==> flow/design.v <==
module apb_master #(
    parameter DATA_WD = 8,
    parameter ADDR_WD = 8
) (
    input                         clk,
    input                         rst_n,
    input [DATA_WD + ADDR_WD : 0] cmd_in,
    input                         cmd_vld,
    input [DATA_WD - 1 : 0]       prdata,
    input                         pready,
    output                        cmd_rdy,
    output                        psel,
    output                        penable,
    output                        pwrite,
    output [ADDR_WD - 1 : 0]      paddr,
    output [DATA_WD - 1 : 0]      pwdata,
    output                        read_vld,
    output [DATA_WD - 1 : 0]      read_data
);
localparam [1:0] IDLE = 2'b00;
localparam [1:0] SETUP = 2'b01;
localparam [1:0] ACCESS = 2'b11;
reg [1:0] state,next_state;
reg r_psel,r_penable;
assign psel = r_psel;
assign penable = r_penable;
reg [DATA_WD + ADDR_WD : 0] r_cmd_in;
wire cmd_fire;
assign cmd_fire = cmd_vld && cmd_rdy;
assign cmd_rdy = state == IDLE;
always @(posedge clk or negedge rst_n) begin
    if(!rst_n) begin
        state <= IDLE;
    end
    else begin
        state <= next_state;
    end
end
always @(*) begin
    case(state)
        IDLE: begin
            if(cmd_fire) begin
                next_state = SETUP;
            end
            else begin
                next_state = IDLE;
            end
        end
        SETUP: begin
            next_state = ACCESS;
        end
        ACCESS: begin
            if(pready) begin
                next_state = IDLE;
            end
            else begin
                next_state = ACCESS;
            end
        end
        default: begin
            next_state = IDLE;
        end
    endcase
end
always @(*) begin
    r_psel = 'b0;
    r_penable = 'b0;
    case(state)
        IDLE: begin
        end
        SETUP: begin
            r_psel = 1'b1;
        end
        ACCESS: begin
            r_psel = 1'b1;
            r_penable = 1'b1;
        end
        default: begin
        end
    endcase
end
always @(posedge clk or negedge rst_n) begin
    if(!rst_n) begin
        r_cmd_in <= 'b0;
    end
    else if(cmd_fire) begin
        r_cmd_in <= cmd_in;
    end
end
assign paddr  = r_cmd_in[DATA_WD + ADDR_WD - 1 : DATA_WD];
assign pwdata = r_cmd_in[DATA_WD - 1 : 0];
assign pwrite = r_cmd_in[DATA_WD + ADDR_WD];
assign read_data = prdata;
assign read_vld = ~pwrite && pready;
endmodule
module apb_slave #(
    parameter DATA_WD = 8,
    parameter ADDR_WD = 8 
) (
    input                    clk,
    input                    rst_n,
    input                    psel,
    input                    penable,
    input                    pwrite,
    input  [ADDR_WD - 1 : 0] paddr,
    input  [DATA_WD - 1 : 0] pwdata,
    output [DATA_WD - 1 : 0] prdata,
    output                   pready
);
localparam ADDR_MAX = (1 << ADDR_WD);
reg [DATA_WD - 1 : 0] mem [ADDR_MAX - 1 : 0];
localparam [1:0] IDLE = 2'b00;
localparam [1:0] SETUP = 2'b01;
localparam [1:0] ACCESS = 2'b11; 
reg [1:0] state,next_state;
wire apb_fire;
assign apb_fire = psel && penable && pready;
always @(posedge clk or negedge rst_n) begin
    if(!rst_n) begin
        state <= IDLE;
    end
    else begin
        state <= next_state;
    end
end
always @(*) begin
    case(state) 
        IDLE: begin
            if(psel) begin
                next_state = SETUP;
            end
            else begin
                next_state = IDLE;
            end
        end
        SETUP: begin
            next_state = ACCESS;
        end
        ACCESS: begin
            if(!pready) begin
                next_state = ACCESS;
            end
            else if(psel) begin
                next_state = SETUP;
            end
            else begin
                next_state = IDLE;
            end
        end
        default: begin
            next_state = IDLE;
        end
    endcase
end
reg r_pready;
assign pready = r_pready;
always @(*) begin
    case(state)
        IDLE: begin
            r_pready = 1'b0;            
        end 
        SETUP: begin
            r_pready = 1'b0;            
        end
        ACCESS: begin
            if(psel && penable) begin
                r_pready = 1'b1;
            end
            else begin
                r_pready = 1'b0;
            end
        end
        default: begin
            r_pready = 1'b0;
        end
    endcase
end
always @(posedge clk) begin
    if(apb_fire && pwrite) begin
        mem[paddr] <= pwdata;
    end
end
assign prdata = mem[paddr];
endmodule
module apb_top #(
    parameter DATA_WD = 8,
    parameter ADDR_WD = 8 
) (
    input                         clk,
    input                         rst_n,
    input [DATA_WD + ADDR_WD : 0] cmd_in,
    input                         cmd_vld,
    output                        cmd_rdy,
    output                        read_vld,
    output [DATA_WD - 1 : 0]      read_data
);
    wire psel,penable,pwrite,pready;
    wire [DATA_WD - 1 : 0] pwdata;
    wire [ADDR_WD - 1 : 0] paddr;
    wire [DATA_WD - 1 : 0] prdata;
   apb_master  #(
              .DATA_WD(DATA_WD),
              .ADDR_WD(ADDR_WD)
            )u_apb_master(
              .clk(clk),
              .rst_n(rst_n),
              .cmd_in(cmd_in),
              .cmd_vld(cmd_vld),
              .prdata(prdata),
              .pready(pready),
              .cmd_rdy(cmd_rdy),
              .psel(psel),
              .penable(penable),
              .pwrite(pwrite),
              .paddr(paddr),
              .pwdata(pwdata),
              .read_vld(read_vld),
              .read_data(read_data)
            );
   apb_slave  #(
             .DATA_WD(DATA_WD),
             .ADDR_WD(ADDR_WD)
           )u_apb_slave(
             .clk(clk),
             .rst_n(rst_n),
             .psel(psel),
             .penable(penable),
             .pwrite(pwrite),
             .paddr(paddr),
             .pwdata(pwdata),
             .prdata(prdata),
             .pready(pready)
           );
endmodule
# --- Step by step through the tools: apb_top ---
# Tool output for the design above before and after an edit, in the order of the flow.
# "before" refers to lines of the RTL above, "after" to lines of the edited file.
# "change" is "after" less "before", of the values as shown; "rel_change_pct" is that difference over "before", in percent.
design:
  top: "apb_top"
  clock: "clk"
  lib: "sky130hd"
  corner: "tt_025C_1v80"

# --- Diff ---
# The edit as a unified diff against the file above.
# This change comes from a script, not from a designer. The edited design behaves differently; no optimisation was intended.
# begin of diff
@@ -27,5 +27,5 @@
 reg [DATA_WD + ADDR_WD : 0] r_cmd_in;
 wire cmd_fire;
-assign cmd_fire = cmd_vld && cmd_rdy;
+assign cmd_fire = cmd_vld || cmd_rdy;
 assign cmd_rdy = state == IDLE;
 always @(posedge clk or negedge rst_n) begin
# end of diff

# --- Word level ---
# Yosys after proc, flatten, opt, wreduce and memory -nomap, before mapping. Enables and synchronous resets that opt folds into registers are not counted as muxes. Memory bits, and registers merged into a memory's read port (data or address), are not among the register bits. Print and check cells are not counted. Equal cells are merged and count once.
# Yosys's memory passes give these memory sizes; they may raise the number of words (mostly to a power of two), join words into wider ones and drop unused or constant bits.
word_totals:
  columns: ["item", "before", "after", "change", "rel_change_pct"]
  rows:
  - ["rom_bits", 0, 0, 0, null]
  - ["inputBits", 20, 20, 0, 0.00]
  - ["output_inout_bits", 10, 10, 0, 0.00]
  - ["regBits", 21, 21, 0, 0.00]
  - ["latchBits", 0, 0, 0, null]
  - ["ramBits", 2048, 2048, 0, 0.00]
  - ["clocked_rd_ports_x_width", 0, 0, 0, null]
  - ["mem_count", 1, 1, 0, 0.00]
memory_table:
  columns: ["item", "before", "after"]
  rows:
  - ["mem_shapes", "u_apb_slave.mem 256x8 r1 w1", "u_apb_slave.mem 256x8 r1 w1"]
op_classes:
  columns: ["item", "before", "after", "change", "rel_change_pct"]
  rows:
  - ["n_div", 0, 0, 0, null]
  - ["reduce_and_logical", 8, 8, 0, 0.00]
  - ["eq_ne", 4, 4, 0, 0.00]
  - ["n_mux", 13, 13, 0, 0.00]
  - ["mul", 0, 0, 0, null]
  - ["n_shift", 0, 0, 0, null]
  - ["compare", 0, 0, 0, null]
  - ["n_addsub", 0, 0, 0, null]
  - ["n_logic", 1, 1, 0, 0.00]
ops:
  columns: ["cell", "before", "after", "change", "rel_change_pct"]
  rows:
  - ["1-bit logical AND", 5, 4, -1, -20.00]
  - ["1-bit logical OR", 0, 1, 1, null]
# Unchanged operator kinds not shown: 9.

# --- Longest topological paths ---
# Longest topological path by Yosys (ltp), each cell counted once; first at word level (registers and memories cut), then after technology mapping (sequential cells cut; the memories' decode and read muxes count).
logic_depth:
  columns: ["item", "before", "after", "change", "rel_change_pct"]
  rows:
  - ["ltp_word", 9, 9, 0, 0.00]
  - ["ABC_AREA", "0", "0", null, null]
  - ["ltp_mapped", 9, 9, 0, 0.00]

# --- Mapped cells and area ---
# The flow's flattened synthesis, as Yosys stat reports it; memories are mapped. The netlist is that of the ABC_AREA named above (0 if unset); the other value can give another one.
mapped:
  columns: ["item", "before", "after", "change", "rel_change_pct"]
  rows:
  - ["ffs", 2071, 2071, 0, 0.00]
  - ["n_buf", 226, 227, 1, 0.44]
  - ["cells", 3574, 3572, -2, -0.06]
  - ["seq_area_um2", 62077.0, 62077.0, 0.0, 0.00]
  - ["yosys_area_um2", 78957.0, 78959.5, 2.5, 0.00]
types:
  columns: ["cell_type", "before", "after", "change", "rel_change_pct"]
  rows:
  - ["sky130_fd_sc_hd__buf_4", 12, 8, -4, -33.33]
  - ["sky130_fd_sc_hd__buf_2", 39, 42, 3, 7.69]
  - ["sky130_fd_sc_hd__nand2_1", 32, 30, -2, -6.25]
  - ["sky130_fd_sc_hd__buf_6", 8, 10, 2, 25.00]
  - ["sky130_fd_sc_hd__o21ai_0", 2, 0, -2, -100.00]
  - ["sky130_fd_sc_hd__clkbuf_1", 151, 152, 1, 0.66]
  - ["sky130_fd_sc_hd__buf_1", 16, 15, -1, -6.25]
  - ["sky130_fd_sc_hd__mux2_2", 16, 17, 1, 6.25]
  - ["sky130_fd_sc_hd__nand4_1", 9, 8, -1, -11.11]
  - ["sky130_fd_sc_hd__inv_1", 4, 3, -1, -25.00]
  - ["sky130_fd_sc_hd__and2_1", 2, 3, 1, 50.00]
  - ["sky130_fd_sc_hd__nor3_1", 2, 3, 1, 50.00]
  - ["sky130_fd_sc_hd__a21o_1", 1, 2, 1, 100.00]
  - ["sky130_fd_sc_hd__o21bai_1", 1, 0, -1, -100.00]
# Unchanged cell types not shown: 13.
# The figures by module come from a second, unflattened synthesis with its own total; it is not the netlist above.
unflattened:
  columns: ["item", "before", "after", "change", "rel_change_pct"]
  rows:
  - ["cells_unflattened", 3581, 3579, -2, -0.06]
  - ["area_unflattened_um2", 79047.1, 79049.6, 2.5, 0.00]
# Each row is one instance without its submodules.
by_module_before:
  columns: ["mod", "area_um2", "n_inst", "n_cells"]
  rows:
  - ["apb_slave", 78196.2, 1, 3526]
  - ["apb_master", 850.8, 1, 55]
  - ["apb_top", 0.0, 1, 0]
by_module_after:
  columns: ["mod", "area_um2", "n_inst", "n_cells"]
  rows:
  - ["apb_slave", 78196.2, 1, 3526]
  - ["apb_master", 853.3, 1, 53]
  - ["apb_top", 0.0, 1, 0]

# --- Worst setup path after synthesis ---
# OpenSTA on the mapped netlist: ideal clock, no wires. The path of least setup slack (recovery checks aside). Input and output delay are each 20% of the period. Register names are those of the netlist, which keeps one name where synthesis merged equal registers.
synth_timing:
  columns: ["item", "before", "after", "change", "rel_change_pct"]
  rows:
  - ["path_kind", "reg2reg", "reg2reg", null, null]
  - ["startpoint", "reg u_apb_master.r_cmd_in[0]", "reg u_apb_master.r_cmd_in[0]", null, null]
  - ["endpoint", "mem u_apb_slave.mem[0][0]", "mem u_apb_slave.mem[0][0]", null, null]
  - ["path_stages", 1, 1, 0, 0.00]
  - ["setup_slack_ns", 2.018, 2.018, 0.000, null]
  - ["path_delay_ns", 3.982, 3.982, 0.000, 0.00]
  - ["tclk_ns", 6.0, 6.0, 0.0, 0.00]
  - ["t_first_pin_ns", 0.000, 0.000, 0.000, null]
  - ["n_path_buf", 0, 0, 0, null]
  - ["arrival_time_ns", 3.179, 3.179, 0.000, 0.00]
  - ["synth_period_reached_ns", 3.982, 3.982, 0.000, 0.00]
# "path_delay_ns" is the arrival time less input delay plus setup time.
# "path_stages": output pins that drive a net of the path, with the launching flip-flop's if there is one; two outputs of one cell count as two.
# "synth_period_reached_ns" = period - worst setup slack (recovery checks aside). The figure is calculated, with input and output delays left at 20% of the set period.
# The rows between start and end are the longest chain of elaborated cells between them; the timing report does not say that the signal goes this way. Where chains are equally long, one stands for them.
# A line is the first line of the expression or statement that the cell stems from. Yosys adds cells for indexed reads and writes and turns some case tables into memories.
synth_via_before:
  cell_sequence: "sky130_fd_sc_hd__dfrtp_1"
  elab_chain_cells: 1
synth_lines_before:
  columns: ["item", "line", "text"]
  rows:
  - ["from (decl)", 27, "reg [DATA_WD + ADDR_WD : 0] r_cmd_in;"]
  - ["from (assign)", 84, "r_cmd_in <= 'b0;"]
  - ["from (assign)", 87, "r_cmd_in <= cmd_in;"]
  - ["8-bit 2-to-1 mux", 179, "if(apb_fire && pwrite) begin"]
  - ["to (decl)", 111, "reg [DATA_WD - 1 : 0] mem [ADDR_MAX - 1 : 0];"]
synth_via_after:
  cell_sequence: "sky130_fd_sc_hd__dfrtp_1"
  elab_chain_cells: 1
synth_lines_after:
  columns: ["item", "line", "text"]
  rows:
  - ["from (decl)", 27, "reg [DATA_WD + ADDR_WD : 0] r_cmd_in;"]
  - ["from (assign)", 84, "r_cmd_in <= 'b0;"]
  - ["from (assign)", 87, "r_cmd_in <= cmd_in;"]
  - ["8-bit 2-to-1 mux", 179, "if(apb_fire && pwrite) begin"]
  - ["to (decl)", 111, "reg [DATA_WD - 1 : 0] mem [ADDR_MAX - 1 : 0];"]

# --- Path in the finished layout ---
# Path of least setup slack in the final report of the runs of pair 1 (OpenROAD, finished layout, wires in). Where an end is a register, its clock arrival counts in the times.
layout_timing:
  columns: ["item", "before", "after", "change", "rel_change_pct"]
  rows:
  - ["path_kind", "reg2out", "reg2out", null, null]
  - ["startpoint", "reg u_apb_master.r_cmd_in[9]", "reg u_apb_master.r_cmd_in[8]", null, null]
  - ["endpoint", "out read_data[3]", "out read_data[0]", null, null]
  - ["tclk_ns", 5.96, 5.96, 0.00, 0.00]
  - ["n_path_buf", 3, 5, 2, 66.67]
  - ["setup_slack_ns", 0.02, 0.04, 0.02, null]
  - ["arrival_time_ns", 4.75, 4.72, -0.03, -0.63]
  - ["path_stages", 9, 11, 2, 22.22]
  - ["t_first_pin_ns", 0.81, 0.84, 0.03, 3.70]
  - ["out_delay_ns", 1.19, 1.19, 0.00, 0.00]
# The rows between start and end are the longest chain of elaborated cells between them; the timing report does not say that the signal goes this way. Where chains are equally long, one stands for them.
# A memory read counts as a cell of the chain, while the word-level depth stops at memories.
layout_via_before:
  cell_sequence: "sky130_fd_sc_hd__dfrtp_4 sky130_fd_sc_hd__buf_12 sky130_fd_sc_hd__buf_4 sky130_fd_sc_hd__mux4_2 sky130_fd_sc_hd__a22oi_1 sky130_fd_sc_hd__a21oi_1 sky130_fd_sc_hd__o41ai_1 sky130_fd_sc_hd__nand4_1 sky130_fd_sc_hd__clkdlybuf4s50_1"
  elab_chain_cells: 1
layout_lines_before:
  columns: ["item", "line", "text"]
  rows:
  - ["from (decl)", 27, "reg [DATA_WD + ADDR_WD : 0] r_cmd_in;"]
  - ["from (assign)", 84, "r_cmd_in <= 'b0;"]
  - ["from (assign)", 87, "r_cmd_in <= cmd_in;"]
  - ["memory read 256 x 8 bit", 111, "reg [DATA_WD - 1 : 0] mem [ADDR_MAX - 1 : 0];"]
  - ["to (decl)", 195, "output [DATA_WD - 1 : 0]      read_data"]
layout_via_after:
  cell_sequence: "sky130_fd_sc_hd__dfrtp_4 sky130_fd_sc_hd__buf_12 sky130_fd_sc_hd__buf_12 sky130_fd_sc_hd__buf_16 sky130_fd_sc_hd__mux4_2 sky130_fd_sc_hd__a22oi_2 sky130_fd_sc_hd__a21oi_2 sky130_fd_sc_hd__o41ai_4 sky130_fd_sc_hd__nand4_1 sky130_fd_sc_hd__buf_4 sky130_fd_sc_hd__clkdlybuf4s50_1"
  elab_chain_cells: 1
layout_lines_after:
  columns: ["item", "line", "text"]
  rows:
  - ["from (decl)", 27, "reg [DATA_WD + ADDR_WD : 0] r_cmd_in;"]
  - ["from (assign)", 84, "r_cmd_in <= 'b0;"]
  - ["from (assign)", 87, "r_cmd_in <= cmd_in;"]
  - ["memory read 256 x 8 bit", 111, "reg [DATA_WD - 1 : 0] mem [ADDR_MAX - 1 : 0];"]
  - ["to (decl)", 195, "output [DATA_WD - 1 : 0]      read_data"]

# --- Measured runs ---
# Both versions went through the flow (Yosys, OpenROAD) with the same settings in each pair. Constraints: input delay and output delay 20% of the set period each, output load 0.01 pF.
settings_pair_1:
  CORE_UTILIZATION: 45
  PLACE_DENSITY: 0.6
  period_ns: 5.96
  CAP_MARGIN: 20
  CORE_MARGIN: 2
  SLEW_MARGIN: 20
measured_pair_1:
  columns: ["item", "before", "after", "change", "rel_change_pct"]
  rows:
  - ["worstSetupSlack_ns", 0.021, 0.043, 0.022, null]
  - ["synth_chip_area_um2", 78957.0, 78959.5, 2.5, 0.00]
  - ["dieArea_um2", 178827.0, 178832.0, 5.0, 0.00]
  - ["util_pct", 51.3, 51.7, 0.4, null]
  - ["achievedPeriod_ns", 5.939, 5.917, -0.022, -0.37]
settings_pair_2:
  ABC_AREA: 0
  CAP_MARGIN: 20
  CELL_PAD_IN_SITES_DETAIL_PLACEMENT: 1
  CORE_ASPECT_RATIO: 1.66
  CORE_UTILIZATION: 26
  CTS_CLUSTER_SIZE: 94
  GPL_TIMING_DRIVEN: 1
  HOLD_SLACK_MARGIN: 0.28
  MAX_ROUTING_LAYER: "met5"
  PLACE_DENSITY: 0.95
  SETUP_SLACK_MARGIN: 1.12
  SLEW_MARGIN: 5
  period_ns: 5.27
  CORE_MARGIN: 2
measured_pair_2:
  columns: ["item", "before", "after", "change", "rel_change_pct"]
  rows:
  - ["worstSetupSlack_ns", -0.792, -1.057, -0.265, null]
  - ["synth_chip_area_um2", 78957.0, 78959.5, 2.5, 0.00]
  - ["dieArea_um2", 308247.0, 308255.0, 8.0, 0.00]
  - ["util_pct", 31.0, 30.6, -0.4, null]
  - ["achievedPeriod_ns", 6.062, 6.327, 0.265, 4.37]
# By "achievedPeriod_ns" is meant the clock period of the run minus its worst setup slack. This is arithmetic on one report: input and output delays are still those of the set period (20% each).
